==> flow/design.v <==
module seven_seg(en,in,seg);
input [3:0] in;
input en;
output [7:0] seg;
reg [7:0] seg;
always@(en or in)
begin
 if (!en) seg=8'b11111111;
 else case(in)
 4'd0: seg=8'b11000000;
 4'd1: seg=8'b11111001;
 4'd2: seg=8'b10100100;
 4'd3: seg=8'b10110000;
 4'd4: seg=8'b10011001;
 4'd5: seg=8'b10010010;
 4'd6: seg=8'b10000010;
 4'd7: seg=8'b11011000;
 4'd8: seg=8'b10000000;
 4'd9: seg=8'b10010000;
 default: seg=8'b11111111;
 endcase
 end
 endmodule 
module seven_seg_dot (en,in,seg);
input [3:0] in;
input en;
output [7:0] seg;
reg [7:0] seg;
always@(en or in)
begin
 if (!en) seg=8'b11111111;
 else case(in)
 4'd0: seg=8'b01000000;
 4'd1: seg=8'b01111001;
 4'd2: seg=8'b00100100;
 4'd3: seg=8'b00110000;
 4'd4: seg=8'b00011001;
 4'd5: seg=8'b00010010;
 4'd6: seg=8'b00000010;
 4'd7: seg=8'b01011000;
 4'd8: seg=8'b00000000;
 4'd9: seg=8'b00010000;
 default: seg=8'b11111111;
 endcase
 end
 endmodule 
module bcd_8421 (clk, rst, data, unit, ten, hun, thou, ten_thou, hun_thou);
input clk, rst;
input [19:0] data;
output [3:0] unit, ten, hun, thou, ten_thou, hun_thou;
reg [5:0]  cnt_shift;
reg [43:0] data_shift;  
reg        shift_sig;
reg [3:0]  unit, ten, hun, thou, ten_thou, hun_thou;
always@(posedge clk or posedge rst)
if (rst)
cnt_shift <= 5'd0;
else if (cnt_shift == 5'd21 && shift_sig == 1'b0)
cnt_shift <= 5'd0;
else if (shift_sig == 1'b0)
cnt_shift <= cnt_shift +1'b1;
else 
cnt_shift <= cnt_shift;
always@(posedge clk or posedge rst)
if (rst)
data_shift <= 44'b0;
else if (cnt_shift == 5'd0 && shift_sig == 1'b0)
data_shift <= {24'd0, data};
else if ((cnt_shift <= 5'd20) && (shift_sig == 1'b1))
begin
data_shift[23:20] <= (data_shift[23:20] > 4'b0100)?(data_shift[23:20] + 4'b0011):(data_shift[23:20]);
data_shift[27:24] <= (data_shift[27:24] > 4'b0100)?(data_shift[27:24] + 4'b0011):(data_shift[27:24]);
data_shift[31:28] <= (data_shift[31:28] > 4'b0100)?(data_shift[31:28] + 4'b0011):(data_shift[31:28]);
data_shift[35:32] <= (data_shift[35:32] > 4'b0100)?(data_shift[35:32] + 4'b0011):(data_shift[35:32]);
data_shift[39:36] <= (data_shift[39:36] > 4'b0100)?(data_shift[39:36] + 4'b0011):(data_shift[39:36]);
data_shift[43:40] <= (data_shift[43:40] > 4'b0100)?(data_shift[43:40] + 4'b0011):(data_shift[43:40]);
end
else if ((cnt_shift <= 5'd20) && (shift_sig == 1'b0))
data_shift <= data_shift << 1;
else 
data_shift <= data_shift;
always@(posedge clk or posedge rst)
if(rst == 1'b1)
shift_sig <= 1'b1;
else 
shift_sig <= ~shift_sig;
always@(posedge clk or posedge rst)
if(rst)
begin
unit <= 4'd0;
ten  <= 4'd0;
hun  <= 4'd0;
thou <= 4'd0;
ten_thou <= 4'd0;
hun_thou <= 4'd0;
end
else if (cnt_shift == 5'd21)
begin
 unit  <= data_shift[23:20];
 ten   <= data_shift[27:24];
 hun   <= data_shift[31:28];
 thou  <= data_shift[35:32];
 ten_thou <= data_shift[39:36];
 hun_thou <= data_shift[43:40];
 end
 endmodule
module adc_3008(clk, rst, cs, mosi, sck, miso, start, seg0, seg1, seg2, seg3, seg4, seg5); 
input clk, rst;
input miso;
input start;
output reg cs;
output reg mosi, sck;
output [7:0] seg0, seg1, seg2, seg3, seg4, seg5;
reg [2:0] state;     
reg [7:0] cnt_clk;   
reg [4:0] cnt_sck;   
reg [3:0] cnt_bit;   
reg [2:0] cnt_byte; 
reg rd_sig;          
reg [10:0] data_reg; 
reg [9:0] data_out;  
reg send_data_sig;   
reg [31:0] cnt;      
reg start_sig;       
wire [3:0] unit;
wire [3:0] ten; 
wire [3:0] hun; 
wire [3:0] thou; 
wire [3:0] ten_thou;
wire [3:0] hun_thou;
wire [19:0] data_bcd;
wire [19:0] data_bcd_vol;
assign data_bcd = {10'b0, data_out};
assign data_bcd_vol = (data_bcd*20'd479)/20'd1023;
parameter [2:0] INTIAL = 3'd0,
                WAIT_START = 3'd1,
                WRITE = 3'd2,
		READ = 3'd3,
		WAIT_END = 3'd4,
		END = 3'd5;
parameter WR_IN = 11'b000001_10010;
parameter cnt_clk_max = 8'd219;
parameter cnt_max = 32'd1_999;
always@(posedge clk or posedge rst)
if (rst)
cnt <= 32'd0;
else if (cnt == cnt_max)
cnt <= 32'd0;
else if (start == 1'b1)
cnt <= cnt + 1'b1;
always@(posedge clk or posedge rst)
if (rst)
start_sig <= 1'b0;
else if (start == 1'b1 && cnt == cnt_max)  
start_sig <= 1'b1;
else 
start_sig <= 1'b0;
always@(posedge clk or posedge rst)
if (rst)
state <= INTIAL;
else 
case(state)
INTIAL: if (start_sig == 1'b1)
        state <= WAIT_START;
		  else 
		  state <= INTIAL;
WAIT_START: if (cnt_byte == 3'd0 && cnt_clk == cnt_clk_max)
            state <= WRITE;
            else 
            state <= WAIT_START;			
WRITE: if (cnt_byte == 3'd1 && cnt_clk == cnt_clk_max)
       state <= READ;
	   else 
	   state <= WRITE;
READ: if (cnt_byte == 3'd2 && cnt_clk == cnt_clk_max)
      state <= WAIT_END;
      else 
      state <= READ;	  
WAIT_END: if (cnt_byte == 3'd3 && cnt_clk == cnt_clk_max)
          state <= END;
		    else 
		    state <= WAIT_END;
END: if (cnt_byte == 3'd4 && cnt_clk == cnt_clk_max)
     state <= INTIAL;
     else 
     state <= END;
default: state <= INTIAL;
endcase
always@(posedge clk or posedge rst)
if (rst)
cnt_clk <= 8'd0;
else if (state == INTIAL)
cnt_clk <= 8'd0;
else if (cnt_clk == cnt_clk_max) 
cnt_clk <= 8'd0;
else if (state != INTIAL)
cnt_clk <= cnt_clk + 1'b1;
always@(posedge clk or posedge rst)
if (rst)
cnt_byte <= 3'd0;
else if (cnt_byte == 3'd4 && cnt_clk == cnt_clk_max)
cnt_byte <= 3'd0;
else if (cnt_clk == cnt_clk_max)
cnt_byte <= cnt_byte + 1'b1;
always@(posedge clk or posedge rst)
if (rst)
cnt_sck <= 5'd0;
else if (state == WRITE && cnt_byte == 3'd1 && cnt_sck == 5'd19)
cnt_sck <= 5'd0;
else if (state ==READ && cnt_byte == 3'd2 && cnt_sck == 5'd19)
cnt_sck <= 5'd0;
else if (state == WRITE && cnt_byte == 3'd1)
cnt_sck <= cnt_sck + 1'b1;
else if (state ==READ && cnt_byte == 3'd2)
cnt_sck <= cnt_sck + 1'b1;
else 
cnt_sck <= 1'b0;
always@(posedge clk or posedge rst)
if (rst)
sck <= 1'b0;
else if (cnt_sck == 5'd0 && cnt_byte == 3'd3)
sck <= 1'b0;
else if (cnt_sck == 5'd0 && cnt_byte == 3'd1 && cnt_bit >= 4'd5)
sck <= 1'b0;
else if (cnt_sck == 5'd10 && cnt_byte == 3'd1 && cnt_bit >= 4'd5)
sck <= 1'b1;
else if (cnt_sck == 5'd0 && cnt_byte == 3'd2)
sck <= 1'b0;
else if (cnt_sck == 5'd10 && cnt_byte == 3'd2)
sck <= 1'b1;
else 
sck <= sck;
always@(posedge clk or posedge rst)
if (rst)
cnt_bit <= 4'd0;
else if (cnt_bit == 4'd10 && cnt_sck == 5'd10)
cnt_bit <= 4'd0;
else if (cnt_sck == 5'd10)
cnt_bit <= cnt_bit + 1'b1;
always@(posedge clk or posedge rst)
if (rst)
cs <= 1'b1;
else if (start_sig == 1'b1)
cs <= 1'b0;
else if (cnt_byte == 3'd3 && cnt_clk == cnt_clk_max && state == WAIT_END)
cs <= 1'b1;
always@(posedge clk or posedge rst)
if (rst)
mosi <= 1'b0;
else if (state == WRITE && cnt_byte == 4'd1 && cnt_sck == 5'd0)
mosi <= WR_IN[10-cnt_bit];
else if (state != WRITE)
mosi <= 1'b0;
always@(posedge clk or posedge rst)
if (rst)
rd_sig <= 1'b0;
else if (state == READ && cnt_byte == 4'd2 && cnt_sck == 5'd9)
rd_sig <= 1'b1;
else 
rd_sig <= 1'b0;
always@(posedge clk or posedge rst)
if (rst)
data_reg <= 11'd0;
else if (rd_sig == 1'b1)
data_reg <= {data_reg[9:0], miso};
always@(posedge clk or posedge rst)
if (rst)
send_data_sig <= 1'b0;
else if (cnt_byte == 4'd2 && cnt_clk == cnt_clk_max)
send_data_sig <= 1'b1;
else 
send_data_sig <= 1'b0;
always@(posedge clk or posedge rst)
if (rst)
data_out <= 10'd0;
else if (send_data_sig == 1'b1)
data_out <= data_reg[9:0];
else 
data_out <= data_out;
bcd_8421 bcd_8421_inst(
.clk(clk), 
.rst(rst), 
.data(data_bcd_vol), 
.unit(unit), 
.ten(ten), 
.hun(hun), 
.thou(thou), 
.ten_thou(ten_thou), 
.hun_thou(hun_thou)
);
seven_seg s0(
.en(1'b1),
.in(unit), 
.seg(seg0));
seven_seg s1(
.en(1'b1),
.in(ten), 
.seg(seg1));
seven_seg_dot s2(
.en(1'b1),
.in(hun), 
.seg(seg2));
seven_seg s3(
.en(1'b1),
.in(thou), 
.seg(seg3));
seven_seg s4(
.en(1'b1),
.in(ten_thou), 
.seg(seg4));
seven_seg s5(
.en(1'b1),
.in(hun_thou), 
.seg(seg5));
endmodule
* Reports on adc_3008
The steps from the RTL of adc_3008 to its reports follow in flow order.
Lines are those of the file above, counted from 1.
Not given: n/a
- Top :: adc_3008
- Clock port :: clk
- Library :: sky130hd
- Corner :: tt_025C_1v80

* After elaboration
Yosys after proc, flatten, opt, wreduce and memory -nomap, before mapping. Memory bits, and registers merged into a memory's read port (data or address), are not among the register bits. Print and check cells are not counted. Equal cells are merged and count once.
Memory sizes are those after Yosys's memory passes, which may raise the word count (mostly to a power of two), join words into wider ones and drop unused or constant bits.
- $add $sub $neg :: 13
- Multipliers :: 1
- Div/mod/pow operators :: 1
- Magnitude comparators :: 8
- Equality and inequality tests :: 25
- Shift-type cells :: 1
- Multiplexer cells :: 61
- Bitwise operators :: 1
- Reduce/logical cells :: 46
** Operators with widths (number)
- 20-bit by 10-bit divider with 20-bit output (second input constant) :: 1
- 10-bit by 9-bit multiplier with 19-bit output (second input constant) :: 1
- 4-bit two-way mux :: 26
- 32-bit two-way mux :: 2
- 20-bit two-way mux :: 3
- 32-bit by 1-bit adder with 32-bit output (second input constant) :: 1
- 32-bit by 11-bit equality test with 1-bit output (second input constant) :: 1
- 1-bit logical AND :: 25
- 4-bit by 2-bit adder with 4-bit output (second input constant) :: 6
- 4-bit by 3-bit greater-than comparator with 1-bit output (second input constant) :: 6
- 8-bit two-way mux :: 3
- 3-bit by 2-bit != test with 1-bit output (second input constant) :: 7
- 5-bit two-way mux :: 4
- 3-bit case mux with 6-bit select :: 1
- 1-bit two-way mux :: 15
- 2-bit AND reduction :: 7
- 2-bit nonzero test :: 6
- 3-bit by 2-bit equality test with 1-bit output (second input constant) :: 4
- 6-bit two-way mux :: 2
- 3-bit two-way mux :: 4
- 11-bit by 5-bit indexed select with 1-bit output (first input constant) :: 1
- 5-bit by 4-bit equality test with 1-bit output (second input constant) :: 2
- 3-bit equality test (second input constant) :: 3
- 3-bit nonzero test :: 3
- 8-bit by 1-bit adder with 8-bit output (second input constant) :: 1
- 8-bit equality test (second input constant) :: 1
- 3-bit by 1-bit equality test with 1-bit output (second input constant) :: 2
- 3-bit logical NOT :: 2
Other operator kinds: 17; their cells: 17.
- Flip-flop bits (word level) :: 156
- Latch bits :: 0
- Bits in writable memories :: 0
- Bits in read-only memories :: 688
- Clocked read ports x word width :: 0
- Memories :: 6
- Input port bits :: 4
- Output and inout port bits :: 51
- Word-level cells :: 192
** Memories
- (no name shown) :: words 16, width 8, read ports 1, wr ports 0, RTL line 32 : else case(in)
- (no name shown) :: words 16, width 7, read ports 1, wr ports 0, RTL line 9 : else case(in)
- (no name shown) :: words 16, width 7, read ports 1, wr ports 0, RTL line 9
- (no name shown) :: words 16, width 7, read ports 1, wr ports 0, RTL line 9
- (no name shown) :: words 16, width 7, read ports 1, wr ports 0, RTL line 9
- (no name shown) :: words 16, width 7, read ports 1, wr ports 0, RTL line 9

* Logic depth
Longest topological path by Yosys (ltp), each cell counted once; first at word level (registers and memories cut), then after technology mapping (sequential cells cut; the memories' decode and read muxes count).
- Depth after elaboration :: 7
- ABC_AREA :: 0
- Depth in mapped cells :: 48
- Mapped depth without buffers :: 42

* Netlist
Yosys stat after the flow's synthesis: flattened, memories mapped to cells. It holds for the ABC_AREA given above (unset counts as 0); a run with the other value may have another netlist.
- Standard cells after synthesis :: 1615
- Cell area after synthesis :: 13793.2 µm²
- Sequential area :: 3906.2 µm²
- Flip-flop cells :: 156
- Buffers :: 74
** Cell types
- sky130_fd_sc_hd__dfrtp_1 :: number 154, area in all 3.85E+03 µm²
- sky130_fd_sc_hd__ha_1 :: number 103, area in all 1.29E+03 µm²
- sky130_fd_sc_hd__fa_1 :: number 39, area in all 780.749 µm²
- sky130_fd_sc_hd__o21ai_0 :: number 112, area in all 560.538 µm²
- sky130_fd_sc_hd__a21oi_1 :: number 109, area in all 545.523 µm²
- sky130_fd_sc_hd__nand2_1 :: number 142, area in all 533.011 µm²
- sky130_fd_sc_hd__nor2_1 :: number 138, area in all 517.997 µm²
- sky130_fd_sc_hd__inv_1 :: number 131, area in all 491.722 µm²
- sky130_fd_sc_hd__xnor2_1 :: number 39, area in all 341.578 µm²
- sky130_fd_sc_hd__mux2_2 :: number 27, area in all 304.042 µm²
- sky130_fd_sc_hd__nand3_1 :: number 56, area in all 280.269 µm²
- sky130_fd_sc_hd__xor2_1 :: number 32, area in all 280.269 µm²
- sky130_fd_sc_hd__nor3_1 :: number 39, area in all 195.187 µm²
- sky130_fd_sc_hd__nand4_1 :: number 31, area in all 193.936 µm²
- sky130_fd_sc_hd__clkbuf_1 :: number 50, area in all 187.68 µm²
- sky130_fd_sc_hd__o31ai_1 :: number 23, area in all 172.666 µm²
- sky130_fd_sc_hd__and2_1 :: number 26, area in all 162.656 µm²
- sky130_fd_sc_hd__mux2i_1 :: number 16, area in all 160.154 µm²
Not listed: further types 88, cells in them 348.
By module: a second synthesis without flattening, with its own total; a netlist apart from the flattened one above.
- Cell total of the unflattened synthesis :: 1678
- Area total of the unflattened synthesis :: 14418.8 µm²
Rows give one instance, submodules left out.
** Modules
- adc_3008 :: times used 1, cells 1088, area 9166.3 µm², sequential area 2028.2 µm²
- bcd_8421 :: times used 1, cells 384, area 3888.7 µm², sequential area 1878.1 µm²
- seven_seg :: times used 5, cells 34, area 226.5 µm², sequential area 0.0 µm²
- seven_seg_dot :: times used 1, cells 36, area 231.5 µm², sequential area 0.0 µm²

* Worst setup path after synthesis
Path of least setup slack by OpenSTA after synthesis, without wires, with an ideal clock, recovery checks aside; 20% of the period is set as input and as output delay. Where synthesis merged equal registers, the netlist keeps one of their names.
- Kind :: register to register
- Start point :: reg data_out[2]
- End point :: reg bcd_8421_inst.data_shift[0]
- Period :: 20.0 ns
- Library setup time :: 0.086 ns
- Launch time at the first pin :: 0.000 ns
- Data arrival time :: 10.721 ns
- Required time :: 19.914 ns
- Path slack :: 9.192 ns
- Delay of the path :: 10.807 ns
- Stages on the path :: 45
- Buffers on the path :: 4
- Period reached after synthesis :: 10.808 ns
"delay of the path" = arrival - input delay + setup time.
"stages on the path": output pins that drive a net of the path, with the launching flip-flop's if there is one; two outputs of one cell count as two.
"period reached after synthesis" = period - worst setup slack (recovery checks aside). The figure is calculated, with input and output delays left at 20% of the set period.
The rows between start and end are the longest chain of elaborated cells between them; the timing report does not say that the signal goes this way. Where chains are equally long, one stands for them.
Each line given opens the expression or statement behind the cell; cells for indexed reads and writes are added by Yosys, which also makes memories of some case tables.
A register here has more assigning lines than the two given.
- Cells stage by stage :: sky130_fd_sc_hd__dfrtp_1 -> sky130_fd_sc_hd__inv_1 -> sky130_fd_sc_hd__fa_1 -> sky130_fd_sc_hd__inv_1 -> sky130_fd_sc_hd__fa_1 -> sky130_fd_sc_hd__fa_1 -> sky130_fd_sc_hd__inv_1 -> sky130_fd_sc_hd__fa_1 -> sky130_fd_sc_hd__inv_1 -> sky130_fd_sc_hd__ha_1 -> sky130_fd_sc_hd__buf_2 -> sky130_fd_sc_hd__a21oi_2 -> sky130_fd_sc_hd__o21ai_1 -> sky130_fd_sc_hd__and3_1 -> sky130_fd_sc_hd__or3b_1 -> sky130_fd_sc_hd__and3_1 -> sky130_fd_sc_hd__buf_4 -> sky130_fd_sc_hd__a2111o_1 -> [... 9 more ...] -> sky130_fd_sc_hd__nand4_2 -> sky130_fd_sc_hd__buf_6 -> sky130_fd_sc_hd__o32ai_2 -> sky130_fd_sc_hd__a21o_1 -> sky130_fd_sc_hd__or3_4 -> sky130_fd_sc_hd__nor2_1 -> sky130_fd_sc_hd__nor2_1 -> sky130_fd_sc_hd__xnor2_1 -> sky130_fd_sc_hd__ha_1 -> sky130_fd_sc_hd__inv_1 -> sky130_fd_sc_hd__or3_1 -> sky130_fd_sc_hd__o31a_1 -> sky130_fd_sc_hd__a211o_1 -> sky130_fd_sc_hd__or2_1 -> sky130_fd_sc_hd__a311oi_1 -> sky130_fd_sc_hd__nand2_1 -> sky130_fd_sc_hd__a221o_1 -> sky130_fd_sc_hd__o221ai_2
- Cells in the longest elaborated chain :: 3
- Elaborated cells between the ends (all ways) :: 3
- Source lines of those cells :: 2
- Classes of those cells :: 1 x mul; 1 x div; 1 x mux
** RTL lines, path post-synthesis
- from (decl) :: RTL line 121 : reg [9:0] data_out;
- from (assign) :: RTL line 277 : data_out <= data_reg[9:0];
- from (assign) :: RTL line 279 : data_out <= data_out;
- 10-bit by 9-bit multiplier with 19-bit output :: RTL line 134 : assign data_bcd_vol = (data_bcd*20'd479)/20'd1023;
- 20-bit by 10-bit divider with 20-bit output :: RTL line 134
- 20-bit two-way mux :: RTL line 67 : else if (cnt_shift == 5'd0 && shift_sig == 1'b0)
- to (assign) :: RTL line 68 : data_shift <= {24'd0, data};
- to (assign) :: RTL line 79 : data_shift <= data_shift << 1;
- to (decl) :: RTL line 52 : reg [43:0] data_shift;

* Timing after layout
From the final timing report of run A: the path of least setup slack in the routed layout; clock arrival at registers is part of the times.
- Kind :: register to register
- Start point :: reg data_out[2]
- End point :: reg bcd_8421_inst.data_shift[0]
- Period :: 20.0 ns
- Library setup time :: 0.08 ns
- Launch time at the first pin :: 0.42 ns
- Data arrival time :: 13.03 ns
- Required time :: 20.34 ns
- Path slack :: 7.32 ns
- Stages on the path :: 41
- Buffers on the path :: 0
The rows between start and end are the longest chain of elaborated cells between them; the timing report does not say that the signal goes this way. Where chains are equally long, one stands for them.
A register here has more assigning lines than the two given.
- Cells stage by stage :: sky130_fd_sc_hd__dfrtp_1 -> sky130_fd_sc_hd__inv_1 -> sky130_fd_sc_hd__fa_1 -> sky130_fd_sc_hd__inv_1 -> sky130_fd_sc_hd__fa_1 -> sky130_fd_sc_hd__fa_1 -> sky130_fd_sc_hd__inv_1 -> sky130_fd_sc_hd__fa_1 -> sky130_fd_sc_hd__inv_1 -> sky130_fd_sc_hd__ha_1 -> sky130_fd_sc_hd__a21oi_2 -> sky130_fd_sc_hd__o21ai_1 -> sky130_fd_sc_hd__a31o_1 -> sky130_fd_sc_hd__o21ai_0 -> sky130_fd_sc_hd__nand4_1 -> sky130_fd_sc_hd__nor3_1 -> sky130_fd_sc_hd__nor2_1 -> sky130_fd_sc_hd__a21oi_1 -> [... 5 more ...] -> sky130_fd_sc_hd__nand4_1 -> sky130_fd_sc_hd__and2_1 -> sky130_fd_sc_hd__a31oi_1 -> sky130_fd_sc_hd__o211ai_2 -> sky130_fd_sc_hd__or3_4 -> sky130_fd_sc_hd__nor2_1 -> sky130_fd_sc_hd__nor2_1 -> sky130_fd_sc_hd__xnor2_1 -> sky130_fd_sc_hd__ha_1 -> sky130_fd_sc_hd__inv_1 -> sky130_fd_sc_hd__or3_1 -> sky130_fd_sc_hd__o31a_1 -> sky130_fd_sc_hd__a211o_1 -> sky130_fd_sc_hd__or2_1 -> sky130_fd_sc_hd__a311oi_1 -> sky130_fd_sc_hd__nand2_1 -> sky130_fd_sc_hd__a221o_1 -> sky130_fd_sc_hd__o221ai_2
- Cells in the longest elaborated chain :: 3
- Elaborated cells between the ends (all ways) :: 3
- Source lines of those cells :: 2
- Classes of those cells :: 1 x mul; 1 x div; 1 x mux
** RTL lines, path post-layout
- from (decl) :: RTL line 121 : reg [9:0] data_out;
- from (assign) :: RTL line 277 : data_out <= data_reg[9:0];
- from (assign) :: RTL line 279 : data_out <= data_out;
- 10-bit by 9-bit multiplier with 19-bit output :: RTL line 134 : assign data_bcd_vol = (data_bcd*20'd479)/20'd1023;
- 20-bit by 10-bit divider with 20-bit output :: RTL line 134
- 20-bit two-way mux :: RTL line 67 : else if (cnt_shift == 5'd0 && shift_sig == 1'b0)
- to (assign) :: RTL line 68 : data_shift <= {24'd0, data};
- to (assign) :: RTL line 79 : data_shift <= data_shift << 1;
- to (decl) :: RTL line 52 : reg [43:0] data_shift;

Module adc_3008, platform sky130hd: 4 stored runs of the flow (Yosys, OpenROAD) with differing settings, in no particular order. Input and output delays are each 20% of the period that was set; the output load is 0.01 pF.
"reached clock period" means the clock period less the worst setup slack. The figure is calculated, with input and output delays left at 20% of the set period.
"time of the worst setup path" is the time allowed to the run's worst setup path (the clock period less input and output delay, where it has them) less its slack. Clock arrival times count: a late capture clock shortens it, a late launch clock lengthens it.
"total power of the final layout": no workload was simulated; the value follows from the tool's default switching activity.

** Run A
- Settings :: CORE_ASPECT_RATIO=1.92; CORE_MARGIN=8; CORE_UTILIZATION=40; GPL_ROUTABILITY_DRIVEN=0; HOLD_SLACK_MARGIN=-0.04; period_ns=20.0; CAP_MARGIN=20; SLEW_MARGIN=20
- Total die area :: 40999.8 µm²
- Reached clock period :: 12.684 ns
- Worst hold slack :: 0.384 ns
- Total negative slack on setup checks :: 0.000 ns
- Worst setup slack after layout :: 7.316 ns
- Time of the worst setup path :: 12.68 ns
- Critical path type :: register to register
- Chip area after synthesis (Yosys) :: 13793.2 µm²
- Final design utilization :: 44.4 %
- Total power of the final layout :: 0.0006794 W
- Area of the standard cells in the finished layout :: 15128.3 µm²

** Run B
- Settings :: CELL_PAD_IN_SITES_DETAIL_PLACEMENT=1; CORE_ASPECT_RATIO=0.59; CTS_CLUSTER_DIAMETER=30; GPL_ROUTABILITY_DRIVEN=0; GPL_TIMING_DRIVEN=0; HOLD_SLACK_MARGIN=0.18; period_ns=20.0; CAP_MARGIN=20; CORE_MARGIN=2; CORE_UTILIZATION=40; SLEW_MARGIN=20
- Chip area after synthesis (Yosys) :: 13793.2 µm²
- Total die area :: 36036.3 µm²
- Final design utilization :: 45.5 %
- Reached clock period :: 13.393 ns
- Total negative slack on setup checks :: 0.000 ns
- Area of the standard cells in the finished layout :: 15496.1 µm²
- Time of the worst setup path :: 13.39 ns
- Critical path type :: register to register
- Total power of the final layout :: 0.0006931 W
- Worst hold slack :: 0.442 ns
- Worst setup slack after layout :: 6.607 ns

** Run C
- Settings :: ABC_AREA=1; CORE_MARGIN=2; CORE_UTILIZATION=70; CTS_CLUSTER_DIAMETER=27; GPL_TIMING_DRIVEN=1; MAX_ROUTING_LAYER=met4; PLACE_DENSITY_LB_ADDON=0.2; SETUP_SLACK_MARGIN=4.39; period_ns=19.5; CAP_MARGIN=20; SLEW_MARGIN=20
- Final design utilization :: 77.8 %
- Worst setup slack after layout :: 8.955 ns
- Chip area after synthesis (Yosys) :: 13726.9 µm²
- Total die area :: 20746.1 µm²
- Total negative slack on setup checks :: 0.000 ns
- Total power of the final layout :: 0.0007047 W
- Reached clock period :: 10.545 ns
- Worst hold slack :: 0.384 ns
- Time of the worst setup path :: 10.54 ns
- Critical path type :: register to register
- Area of the standard cells in the finished layout :: 15051.9 µm²

** Run D
- Settings :: CORE_UTILIZATION=40; period_ns=20.0; CAP_MARGIN=20; CORE_MARGIN=2; SLEW_MARGIN=20
- Total die area :: 35984.2 µm²
- Worst setup slack after layout :: 7.706 ns
- Reached clock period :: 12.294 ns
- Area of the standard cells in the finished layout :: 15169.5 µm²
- Chip area after synthesis (Yosys) :: 13793.2 µm²
- Worst hold slack :: 0.388 ns
- Time of the worst setup path :: 12.29 ns
- Critical path type :: register to register
- Total negative slack on setup checks :: 0.000 ns
- Total power of the final layout :: 0.0006814 W
- Final design utilization :: 44.2 %
